==> flow/design.v <==
`timescale 1ns/1ns
module adder_1(input[11:0] a ,output[11:0] out);
	wire[11:0] b = 12'b000000000001;
	assign out = a + b;
endmodule
module adder(input[11:0] a , b , output[11:0] out);
	assign out = a + b ;
endmodule
`timescale 1ns/1ns
module alu(input[2:0] fun , input[7:0] a,b ,input cin , output logic[7:0] out , output logic zero,cout);
	always @(fun,a,b,cin)begin
    cout = 1'b0;
    case(fun)
      3'b000 : {cout,out} = a + b ;
      3'b001 : {cout,out} = a + b + cin;
      3'b010 : {cout,out} = a - b;
		  3'b011 : {cout,out} = a - b + cin;
		  3'b100 : out = a & b;
		  3'b101 : out = a | b;
		  3'b110 : out = a ^ b;
		  3'b111 : out = ~(a & b);
    endcase
	end
  assign zero = (out == 8'b0) ? 1 : 0;
endmodule
module controller(input[5:0] code,input ze,c,rst,output reg pop,push,memorywrite,memoryread,writeReg,selRR2,selALU2,selpc,ldz,ldc,selz,selc,output reg [1:0] selWD,selRet,output reg [2:0]ALUfn);
  always @(ze,c,code,rst)begin
    pop <= 1'b0;
    push <= 1'b0;
    memorywrite <= 1'b0;
    memoryread <= 1'b0;
    writeReg<= 1'b0;
    selRR2<= 1'b0;
    selALU2<= 1'b0;
    selRet<= 2'b00;
    selpc<= 1'b0;
    ldz<= 1'b0;
    ldc<= 1'b0;
    selz <= 1'b0;
    selc <= 1'b0;
    selWD<= 2'b00;
    ALUfn <= 3'b000;
    if (~rst)begin
    if (code[5:4] == 2'b00) begin
      ALUfn <= code[3:1];
      ldz <= 1'b1;
      ldc <= 1'b1;
      selALU2 <= 1'b1;
      writeReg <= 1'b1;
    end
    if (code [5:4] == 2'b01) begin
      ALUfn <= code[3:1];
      ldz <= 1'b1;
      ldc <= 1'b1;
      writeReg <= 1'b1;
    end
    if (code[5:3] == 3'b110) begin
      selz <= 1'b1;
      selc <= 1'b1;
      ldz <= 1'b1;
      ldc <= 1'b1;
      selWD <= 2'b10;
      writeReg <= 1'b1;
    end
    if (code[5:3] == 3'b100) begin
      selRR2 <= 1'b1;
      ALUfn <= 3'b000;
      if (code [2:1] == 2'b00) begin
        memoryread <= 1'b1;
        selWD<= 2'b01;
        writeReg <= 1'b1;
      end
      if (code [2:1] == 2'b01)begin
        memorywrite<= 1'b1;
      end
    end
    if (code[5:3] == 3'b101) begin
      case(code[2:1])
        2'b00 : selpc <= ze?1:0;
        2'b01 : selpc <= ze?0:1;
        2'b10 : selpc <= c?1:0;
        2'b11 : selpc <= c?0:1;
      endcase
    end
    if (code[5:2] == 4'b1110)begin
      selRet <= 2'b10;
      selpc <= 1'b1;
      if (code[1] == 1'b1)
        push <= 1'b1;
    end
    if (code[5:0] == 6'b111100) begin
      pop <= 1'b1;
      selRet <=2'b01;
    end
    end
  end
endmodule
`timescale 1ns / 1ns
module signExtender(extend, extended );
	input[7:0] extend;
	output[11:0] extended;
	assign extended[7:0] = extend[7:0];
	assign extended[11:8] = {4{extend[7]}};
endmodule
module ff(input in,ld,clk,rst,output logic out);
  always@(posedge clk,posedge rst) begin
    if(rst)
      out <= 1'b0;
    else if(ld)
      out <= in;
  end
endmodule
`timescale 1ns/1ns
module mux2_12(input[11:0] a , b ,input sel , output[11:0] out);
	assign out = (sel) ? b : a ;
endmodule
module mux2_8(input[7:0] a , b , input sel , output[7:0] out);
	assign out = (sel) ? b : a ;
endmodule
module mux2_3(input[2:0] a , b , input sel , output[2:0] out);
	assign out = (sel) ? b : a ;
endmodule
module mux2_1(input a , b , input sel , output out);
	assign out = (sel) ? b : a ;
endmodule
module mux3(input[7:0] a , b , c,input[1:0] sel,output[7:0] out);
  assign out = (sel == 2'b00)?a:(sel == 2'b01)? b:c;
endmodule
module mux3_12(input[11:0] a , b , c,input[1:0] sel,output[11:0] out);
  assign out = (sel == 2'b00)?a:(sel == 2'b01)? b:c;
endmodule
module pc(input[11:0] in,input clk,rst,output logic[11:0] pc);
  always@(posedge clk,posedge rst)begin
    if (rst)
      pc <= 12'b0;
    else
      pc <= in;
  end
endmodule
module registerFile(input[2:0] RR1,RR2,WR,input[7:0] WD,input W,clk,rst,output logic [7:0] RD1,RD2);
  logic[7:0][7:0] registers;
  assign RD1 = registers[RR1];
  assign RD2 = registers[RR2];
  always @(posedge clk,posedge rst)begin
    if (rst)
      registers <= '0;
    else if (W)
      registers[WR] <= WD;
  end
endmodule
`timescale 1ns/1ns
module shiftReg(input[7:0] Data,input[2:0]sc,input[1:0]fn,output logic[7:0] out,output logic c,z);
  logic [15:0] rotl, rotr;
  assign rotl = {Data, Data} << sc;
  assign rotr = {Data, Data} >> sc;
  always@(*)begin
    c = 1'b0;
    case (fn)
      2'b00 : begin
        out = Data << sc;
        if (sc != 3'd0) c = Data[3'd0 - sc];
      end
      2'b01 : begin
        out = Data >> sc;
        if (sc != 3'd0) c = Data[sc - 3'd1];
      end
      2'b10 : out = rotl[15:8];
      default : out = rotr[7:0];
    endcase
  end
  assign z = out?0:1;
endmodule
module stack(input[11:0] in,input push,pop,clk,rst,output logic[11:0] out);
  logic[7:0][11:0] memory;
  assign out = memory[0];
  always@(posedge clk,posedge rst)begin
    if (rst)
      memory <= '0;
    else begin
      if(pop)begin
        for (int i=1; i<8; i++)begin
          memory[i-1] <= memory[i];
        end
        memory[7] <= 12'b0;
      end
      else if (push)begin
        for (int i=0; i<7; i++)begin
          memory[7-i] <= memory[6-i];
        end
        memory[0] <= in;
      end
    end
  end
endmodule
module datapath(input pop,push,memorywrite,memoryread,writeReg,selRR2,selALU2,selpc,ldz,ldc,selz,selc,input [1:0] selWD,selRet,input  [2:0]ALUfn,input clk,rst, output ze,c,output [5:0] code,
                output [11:0] imem_addr, input [18:0] imem_data, output [7:0] dmem_addr, dmem_wdata, input [7:0] dmem_rdata);
  wire [11:0] pc_1 , ret;
  stack Stack(pc_1,push,pop,clk,rst,ret);
  wire[11:0] f_pc,next_pc;
  wire [18:0] ins;
  mux3_12 pc_ret(f_pc , ret , ins[11:0] , selRet ,next_pc);
  wire[11:0] pc;
  pc PC(next_pc ,clk,rst,pc);
  assign imem_addr = pc;
  assign ins = imem_data;
  wire [11:0]extended;
  signExtender Ex(ins[7:0], extended );
  adder_1 In(pc ,pc_1);
  wire[11:0] apc;
  adder Add(pc_1 , extended , apc);
  mux2_12 pc1_apc(pc_1 , apc , selpc , f_pc);
  wire [2:0] RR2;
  mux2_3 sel_RR2(ins[7:5] , ins[13:11] , selRR2, RR2);
  wire [7:0] Out,RD,ALUOut,WD;
  mux3 sel_WD( ALUOut,RD,Out, selWD,WD);
  wire[7:0] RD1,RD2;
  registerFile RF(ins[10:8],RR2,ins[13:11],WD,writeReg,clk,rst,RD1,RD2);
  wire[7:0] ALU2;
  mux2_8 sel_ALU2(ins[7:0] , RD2, selALU2,ALU2);
  wire zero,carry;
  alu Alu(ALUfn ,RD1,ALU2 ,c ,ALUOut ,zero,carry);
  wire shc,shz;
  shiftReg Shr(RD1,ins[7:5],ins[15:14],Out,shc,shz);
  wire ff1;
  mux2_1 sel_z(zero,shz,selz , ff1);
  ff ff_z(ff1,ldz,clk,rst,ze);
  wire ff2;
  mux2_1 sel_c(carry,shc,selc , ff2);
  ff ff_c(ff2,ldc,clk,rst,c);
  assign dmem_addr = ALUOut;
  assign dmem_wdata = RD2;
  assign RD = dmem_rdata;
  assign code = ins[18:13];
endmodule
`timescale 1ns/1ns
module CPU(input clk,rst,
           output [11:0] imem_addr, input [18:0] imem_data,
           output [7:0] dmem_addr, dmem_wdata, output dmem_we, dmem_re, input [7:0] dmem_rdata);
  wire pop,push,memorywrite,memoryread,writeReg,selRR2,selALU2,selpc,ldz,ldc,selz,selc;
  wire[1:0] selWD,selRet;
  wire[2:0] ALUfn;
  wire ze,c;
  wire[5:0] code;
  datapath dp(pop,push,memorywrite,memoryread,writeReg,selRR2,selALU2,selpc,ldz,ldc,selz,selc,selWD,selRet,ALUfn,clk,rst, ze,c,code,
              imem_addr, imem_data, dmem_addr, dmem_wdata, dmem_rdata);
  controller cl( code, ze,c,rst, pop,push,memorywrite,memoryread,writeReg,selRR2,selALU2,selpc,ldz,ldc,selz,selc,selWD,selRet,ALUfn);
  assign dmem_we = memorywrite;
  assign dmem_re = memoryread;
endmodule
Memo
Re: synthesis data of CPU

From RTL to reports: CPU
Each step is given for the RTL above and for the edited RTL.
"before" refers to lines of the RTL above, "after" to lines of the edited file.
"change" is "after" less "before", of the values as shown; "rel. change" is that difference over "before", in percent.
Library cell names are shortened.
Not given: --

set-up
  top = CPU
  clock = clk
  library = sky130hd
  corner = tt_025C_1v80

The edit
The edit as a unified diff against the file above.
The edited RTL no longer does the same as the RTL above: the edit was made by script, with no optimisation intended.

begin of diff
@@ -199,5 +199,5 @@
   wire[11:0] f_pc,next_pc;
   wire [18:0] ins;
-  mux3_12 pc_ret(f_pc , ret , ins[11:0] , selRet ,next_pc);
+  assign next_pc = f_pc;
   wire[11:0] pc;
   pc PC(next_pc ,clk,rst,pc);
end of diff

Elaborated design
Source: Yosys, flattened and elaborated, memories not mapped. Widths are those after wreduce. Registers that Yosys merges into a memory's read port (data or address) are not register bits. Print and check cells do not count. Equal cells are merged and count once.

word-level totals
  item                             before  after  change  rel. change (%)
  bits in registers                174     78     -96     -55.17
  bits in latches                  0       0      0       --
  memory bits (writable)           0       0      0       --
  bits in read-only memories       0       0      0       --
  clocked read ports x word width  0       0      0       --
  memories kept                    0       0      0       --
  bits of input ports              29      29     0       0.00
  output and inout bits            30      30     0       0.00
  word-level cells                 134     103    -31     -23.13

cells by class
  item                              before  after  change  rel. change (%)
  add/subtract/negate cells         9       9      0       0.00
  multipliers                       0       0      0       --
  div/mod/pow operators             0       0      0       --
  order comparisons                 0       0      0       --
  equality and inequality tests     18      16     -2      -11.11
  shift operators                   10      10     0       0.00
  multiplexer cells                 75      49     -26     -34.67
  bitwise gates (word level)        7       7      0       0.00
  reductions and logical operators  10      8      -2      -20.00

operators by type and width
  kind                                    before  after  change  rel. change (%)
  two-way mux 12 bit                      19      1      -18     -94.74
  two-way mux 1 bit                       36      31     -5      -13.89
  two-way mux 2 bit                       7       4      -3      -42.86
  == test 2 x 1 -> 1 bit with constant B  4       3      -1      -25.00
  logical NOT 2 bit                       4       3      -1      -25.00
  == test 6 bit with constant B           1       0      -1      -100.00
  nonzero test 2 bit                      1       0      -1      -100.00
  == test 3 bit with constant B           7       7      0       0.00
  two-way mux 3 bit                       5       5      0       0.00
  two-way mux 8 bit                       3       3      0       0.00
  adder 9 x 1 -> 9 bit                    2       2      0       0.00
  == test 2 bit with constant B           2       2      0       0.00
  == test 3 x 2 -> 1 bit with constant B  2       2      0       0.00
  indexed select 64 x 7 -> 8 bit          2       2      0       0.00
  indexed select 8 x 3 -> 1 bit           2       2      0       0.00
  adder 12 x 1 -> 12 bit with constant B  1       1      0       0.00
  adder 12 bit                            1       1      0       0.00
  adder 8 x 8 -> 9 bit                    1       1      0       0.00
  AND 64 bit                              1       1      0       0.00
  AND 8 bit                               1       1      0       0.00
  == test 3 x 1 -> 1 bit with constant B  1       1      0       0.00
  == test 4 bit with constant B           1       1      0       0.00
  logical NOT 3 bit                       1       1      0       0.00
  logical NOT 8 bit                       1       1      0       0.00
  negation 6 -> 33 bit                    1       1      0       0.00
  NOT 64 bit                              1       1      0       0.00
  NOT 8 bit                               1       1      0       0.00
  bitwise OR 64 bit                       1       1      0       0.00

Not every row of either side is listed.

Longest topological paths
Yosys ltp: most cells in a row. Word level: on the elaborated netlist, between registers, memories and ports. Mapped: between sequential cells and ports; inverters and the memories' decode and read muxes count.

depth
  item                           before  after  change  rel. change (%)
  word-level depth               12      12     0       0.00
  ABC_AREA                       0       0      --      --
  depth in mapped cells          21      24     +3      +14.29
  gate-level depth less buffers  19      21     +2      +10.53

Synthesis result
Source: synth_stat.txt of the flow (Yosys; design flattened, memories mapped). It holds for the ABC_AREA given above (unset counts as 0); a run with the other value may have another netlist.

cell types
  cell      before  after  change  rel. change (%)
  dfrtp_1   174     78     -96     -55.17
  nor2_1    143     76     -67     -46.85
  o21ai_0   97      38     -59     -60.82
  mux2i_1   78      20     -58     -74.36
  o22ai_1   50      6      -44     -88.00
  clkbuf_1  59      25     -34     -57.63
  nand2_1   173     143    -30     -17.34
  mux4_2    48      23     -25     -52.08
  a21oi_1   44      67     +23     +52.27
  o21ai_1   21      40     +19     +90.48
  o31ai_1   21      4      -17     -80.95
  a31oi_1   2       17     +15     +750.00
  a22o_1    25      11     -14     -56.00
  a211oi_1  15      29     +14     +93.33
  and2_1    9       20     +11     +122.22
  o211ai_1  16      6      -10     -62.50
  o221ai_1  3       11     +8      +266.67
  inv_1     55      48     -7      -12.73

Not every row of either side is listed.

synthesis totals
  item                                before   after   change   rel. change (%)
  cell count                          1404     1007    -397     -28.28
  cell area after synthesis (um^2)    12866.1  8244.2  -4621.9  -35.92
  sequential part of the area (um^2)  4354.2   1951.9  -2402.3  -55.17
  flip-flops                          174      78      -96      -55.17
  buffers                             90       47      -43      -47.78

The figures by module come from a second, unflattened synthesis with its own total; it is not the netlist above.

unflattened totals
  item                                 before   after   change   rel. change (%)
  cells (unflattened synthesis)        1331     870     -461     -34.64
  area (unflattened synthesis) (um^2)  13309.0  8540.7  -4768.3  -35.83

Rows give one instance, submodules left out.

by module, before
  module        times used  cells  area (um^2)  sequential area (um^2)
  stack         1           416    4486.8       2402.3
  registerFile  1           260    3644.7       1601.5
  alu           1           256    1759.2       0.0
  shiftReg      1           149    1183.6       0.0
  adder         1           59     503.0        0.0
  pc            1           13     304.0        300.3
  mux3_12       1           39     249.0        0.0
  controller    1           33     205.2        0.0
  adder_1       1           29     198.9        0.0
  mux2_12       1           13     183.9        0.0
  mux3          1           26     172.7        0.0
  mux2_8        1           9      131.4        0.0
  signExtender  1           12     90.1         0.0
  ff            2           3      43.8         25.0

before: Further modules, not shown: 4.

by module, after
  module        times used  cells  area (um^2)  sequential area (um^2)
  registerFile  1           260    3644.7       1601.5
  alu           1           250    1726.7       0.0
  shiftReg      1           149    1183.6       0.0
  adder         1           59     503.0        0.0
  pc            1           13     304.0        300.3
  controller    1           33     205.2        0.0
  adder_1       1           29     198.9        0.0
  mux2_12       1           13     183.9        0.0
  mux3          1           26     172.7        0.0
  mux2_8        1           9      131.4        0.0
  signExtender  1           12     90.1         0.0
  ff            2           3      43.8         25.0
  datapath      1           6      45.0         0.0
  mux2_3        1           3      33.8         0.0

after: Further modules, not shown: 2.

Worst setup path after synthesis
Source: OpenSTA report_checks on the synthesized netlist (no wires, ideal clock, input and output delay 20% of the period each), path of least setup slack; recovery checks are left aside. Register names are those of the netlist, which keeps one name where synthesis merged equal registers.

timing path after synthesis
  item                                 before               after                change  rel. change (%)
  kind                                 input to output      input to output      --      --
  start point                          input rst            input imem_data[17]  --      --
  end point                            output dmem_addr[6]  output dmem_addr[7]  --      --
  clock period (ns)                    7.5                  7.5                  0.0     0.00
  input delay (ns)                     1.500                1.500                0.000   0.00
  external output delay (ns)           1.500                1.500                0.000   0.00
  time at the first pin (ns)           1.500                1.500                0.000   0.00
  arrival time (ns)                    6.807                5.954                -0.853  -12.53
  required time (ns)                   6.000                6.000                0.000   0.00
  path slack (ns)                      -0.807               0.046                +0.853  --
  delay of the path (ns)               5.307                4.454                -0.853  -16.07
  driving pins on the path             9                    20                   +11     +122.22
  buffers on the path                  1                    3                    +2      +200.00
  period reached after synthesis (ns)  8.307                7.454                -0.853  -10.27

"delay of the path" is the arrival time less input delay plus setup time.
At an output port there is no setup time.
"driving pins on the path": output pins that drive a net of the path, with the launching flip-flop's if there is one; two outputs of one cell count as two.
"period reached after synthesis" = period - worst setup slack (recovery checks aside). The figure is calculated, with input and output delays left at 20% of the set period.
Between the ends stands the longest chain of elaborated cells between them, by number of cells; it is not shown to be the way that was timed. Of several equally long chains one is given.
Each line given opens the expression or statement behind the cell; cells for indexed reads and writes are added by Yosys, which also makes memories of some case tables.

between the ends, after synthesis, before
  cells stage by stage = clkbuf_1 -> inv_1 -> nand4b_1 -> nor2_1 -> and2_1 -> a211oi_1 -> a21oi_1 -> o21ai_1 -> inv_1
  cells in the longest elaborated chain = 7
  elaborated cells on any way between the ends = 23
  those cells by class = add/sub: 4; eq/ne: 7; shift: 1; mux: 6; logic: 4; reduce/logical: 1

ends and longest elaborated chain, after synthesis, before
  item                               line  source
  from (decl)                        236   module CPU(input clk,rst,
  two-way mux 1 bit                  43    if (~rst)begin
  two-way mux 3 bit                  121   assign out = (sel) ? b : a ;
  indexed select 64 x 7 -> 8 bit     143   assign RD2 = registers[RR2];
  two-way mux 8 bit                  118   assign out = (sel) ? b : a ;
  subtractor 8 x 8 -> 9 bit          17    3'b011 : {cout,out} = a - b + cin;
  adder 9 x 1 -> 9 bit               17
  parallel mux 8 bit (select 8 bit)  13    case(fun)
  to (decl)                          238   output [7:0] dmem_addr, dmem_wdata, output dmem_we, dmem_re, input [7:0] dmem_rdata);

between the ends, after synthesis, after
  cells stage by stage = clkbuf_1 -> nor4b_4 -> a21o_1 -> clkbuf_1 -> buf_1 -> nand2_1 -> a311oi_1 -> a21oi_1 -> a21oi_1 -> ha_1 -> inv_1 -> fa_1 -> xnor2_1 -> nand3_1 -> or4_1 -> a21oi_1 -> and4_1 -> nor3_1 -> nor3_1 -> nor2_1
  cells in the longest elaborated chain = 9
  elaborated cells on any way between the ends = 31
  those cells by class = add/sub: 4; eq/ne: 9; shift: 1; mux: 11; logic: 4; reduce/logical: 2

ends and longest elaborated chain, after synthesis, after
  item                               line  source
  from (decl)                        237   output [11:0] imem_addr, input [18:0] imem_data,
  == test 3 bit                      65    if (code[5:3] == 3'b100) begin
  two-way mux 1 bit                  65
  two-way mux 1 bit                  43    if (~rst)begin
  two-way mux 3 bit                  121   assign out = (sel) ? b : a ;
  indexed select 64 x 7 -> 8 bit     143   assign RD2 = registers[RR2];
  two-way mux 8 bit                  118   assign out = (sel) ? b : a ;
  subtractor 8 x 8 -> 9 bit          17    3'b011 : {cout,out} = a - b + cin;
  adder 9 x 1 -> 9 bit               17
  parallel mux 8 bit (select 8 bit)  13    case(fun)
  to (decl)                          238   output [7:0] dmem_addr, dmem_wdata, output dmem_we, dmem_re, input [7:0] dmem_rdata);

Path in the finished layout
Path of least setup slack in the final report of each run of pair 1 (OpenROAD, finished layout, wires in). Where an end is a register, its clock arrival counts in the times.

timing path after layout
  item                        before               after                change  rel. change (%)
  kind                        input to output      input to output      --      --
  start point                 input imem_data[5]   input rst            --      --
  end point                   output dmem_addr[7]  output dmem_addr[5]  --      --
  clock period (ns)           7.36                 7.36                 0.00    0.00
  input delay (ns)            1.47                 1.47                 0.00    0.00
  external output delay (ns)  1.47                 1.47                 0.00    0.00
  time at the first pin (ns)  1.47                 1.47                 0.00    0.00
  arrival time (ns)           5.74                 5.74                 0.00    0.00
  required time (ns)          5.89                 5.89                 0.00    0.00
  path slack (ns)             0.14                 0.15                 +0.01   --
  driving pins on the path    18                   18                   0       0.00
  buffers on the path         5                    6                    +1      +20.00

Between the ends stands the longest chain of elaborated cells between them, by number of cells; it is not shown to be the way that was timed. Of several equally long chains one is given.

between the ends, after layout, before
  cells stage by stage = clkdlybuf4s50_1 -> clkinv_2 -> nor2_4 -> a21oi_4 -> buf_4 -> buf_6 -> mux4_2 -> mux2i_4 -> buf_4 -> a21o_4 -> ha_4 -> or4_4 -> a311o_1 -> mux2_4 -> a2111o_1 -> o221ai_2 -> inv_1 -> buf_2
  cells in the longest elaborated chain = 6
  elaborated cells on any way between the ends = 12
  those cells by class = add/sub: 4; shift: 1; mux: 3; logic: 4

ends and longest elaborated chain, after layout, before
  item                               line  source
  from (decl)                        237   output [11:0] imem_addr, input [18:0] imem_data,
  two-way mux 3 bit                  121   assign out = (sel) ? b : a ;
  indexed select 64 x 7 -> 8 bit     143   assign RD2 = registers[RR2];
  two-way mux 8 bit                  118   assign out = (sel) ? b : a ;
  subtractor 8 x 8 -> 9 bit          17    3'b011 : {cout,out} = a - b + cin;
  adder 9 x 1 -> 9 bit               17
  parallel mux 8 bit (select 8 bit)  13    case(fun)
  to (decl)                          238   output [7:0] dmem_addr, dmem_wdata, output dmem_we, dmem_re, input [7:0] dmem_rdata);

between the ends, after layout, after
  cells stage by stage = dlygate4sd2_1 -> nor4b_4 -> buf_6 -> buf_4 -> nor2_1 -> a21oi_1 -> buf_6 -> a21oi_2 -> a21o_1 -> buf_4 -> fa_2 -> nand3_2 -> or4_4 -> a21oi_4 -> xor2_1 -> a221oi_1 -> a21oi_1 -> clkdlybuf4s15_1
  cells in the longest elaborated chain = 7
  elaborated cells on any way between the ends = 23
  those cells by class = add/sub: 4; eq/ne: 7; shift: 1; mux: 6; logic: 4; reduce/logical: 1

ends and longest elaborated chain, after layout, after
  item                               line  source
  from (decl)                        236   module CPU(input clk,rst,
  two-way mux 1 bit                  43    if (~rst)begin
  two-way mux 3 bit                  121   assign out = (sel) ? b : a ;
  indexed select 64 x 7 -> 8 bit     143   assign RD2 = registers[RR2];
  two-way mux 8 bit                  118   assign out = (sel) ? b : a ;
  subtractor 8 x 8 -> 9 bit          17    3'b011 : {cout,out} = a - b + cin;
  adder 9 x 1 -> 9 bit               17
  parallel mux 8 bit (select 8 bit)  13    case(fun)
  to (decl)                          238   output [7:0] dmem_addr, dmem_wdata, output dmem_we, dmem_re, input [7:0] dmem_rdata);

Layout results
Runs of the flow (Yosys, OpenROAD) on both versions; the two runs of a pair have the same settings. The constraints put input and output delay at 20% of the set period each and load the outputs with 0.01 pF.

flow settings, pair 1
  CORE_UTILIZATION = 40
  period_ns = 7.36
  CAP_MARGIN = 20
  CORE_MARGIN = 2
  SLEW_MARGIN = 20

final reports, pair 1
  item                                    before   after    change    rel. change (%)
  synthesized cell area (um^2)            12866.1  8244.2   -4621.9   -35.92
  die area (um^2)                         33615.4  21775.4  -11840.0  -35.22
  standard-cell area after layout (um^2)  15783.9  10885.4  -4898.5   -31.03
  final design utilization (%)            49.9     53.8     +3.9      --
  smallest setup slack (ns)               0.145    0.149    +0.004    --
  post-route setup TNS (ns)               0.000    0.000    0.000     --
  worst hold slack (ns)                   0.483    0.517    +0.034    --
  overall power (mW)                      5.296    3.856    -1.440    -27.19
  reached clock period (ns)               7.215    7.211    -0.004    -0.06

flow settings, pair 2
  ABC_AREA = 1
  CAP_MARGIN = 25
  CORE_ASPECT_RATIO = 0.78
  CORE_MARGIN = 8
  CORE_UTILIZATION = 65
  CTS_CLUSTER_SIZE = 69
  MAX_ROUTING_LAYER = met4
  PLACE_DENSITY_LB_ADDON = 0.22
  TNS_END_PERCENT = 10
  period_ns = 6.14
  SLEW_MARGIN = 20

final reports, pair 2
  item                                    before   after    change   rel. change (%)
  synthesized cell area (um^2)            12662.1  8354.3   -4307.8  -34.02
  die area (um^2)                         24237.0  16764.4  -7472.6  -30.83
  standard-cell area after layout (um^2)  15607.5  10701.5  -4906.0  -31.43
  final design utilization (%)            81.1     85.5     +4.4     --
  smallest setup slack (ns)               0.028    -0.004   -0.032   --
  post-route setup TNS (ns)               0.000    -0.004   -0.004   --
  worst hold slack (ns)                   0.482    0.481    -0.001   --
  overall power (mW)                      5.570    3.461    -2.109   -37.86
  reached clock period (ns)               6.112    6.144    +0.032   +0.52

"reached clock period" means the clock period less the worst setup slack. The figure is calculated, with input and output delays left at 20% of the set period.
"overall power" is the tool's figure for a default switching activity; nothing was simulated.
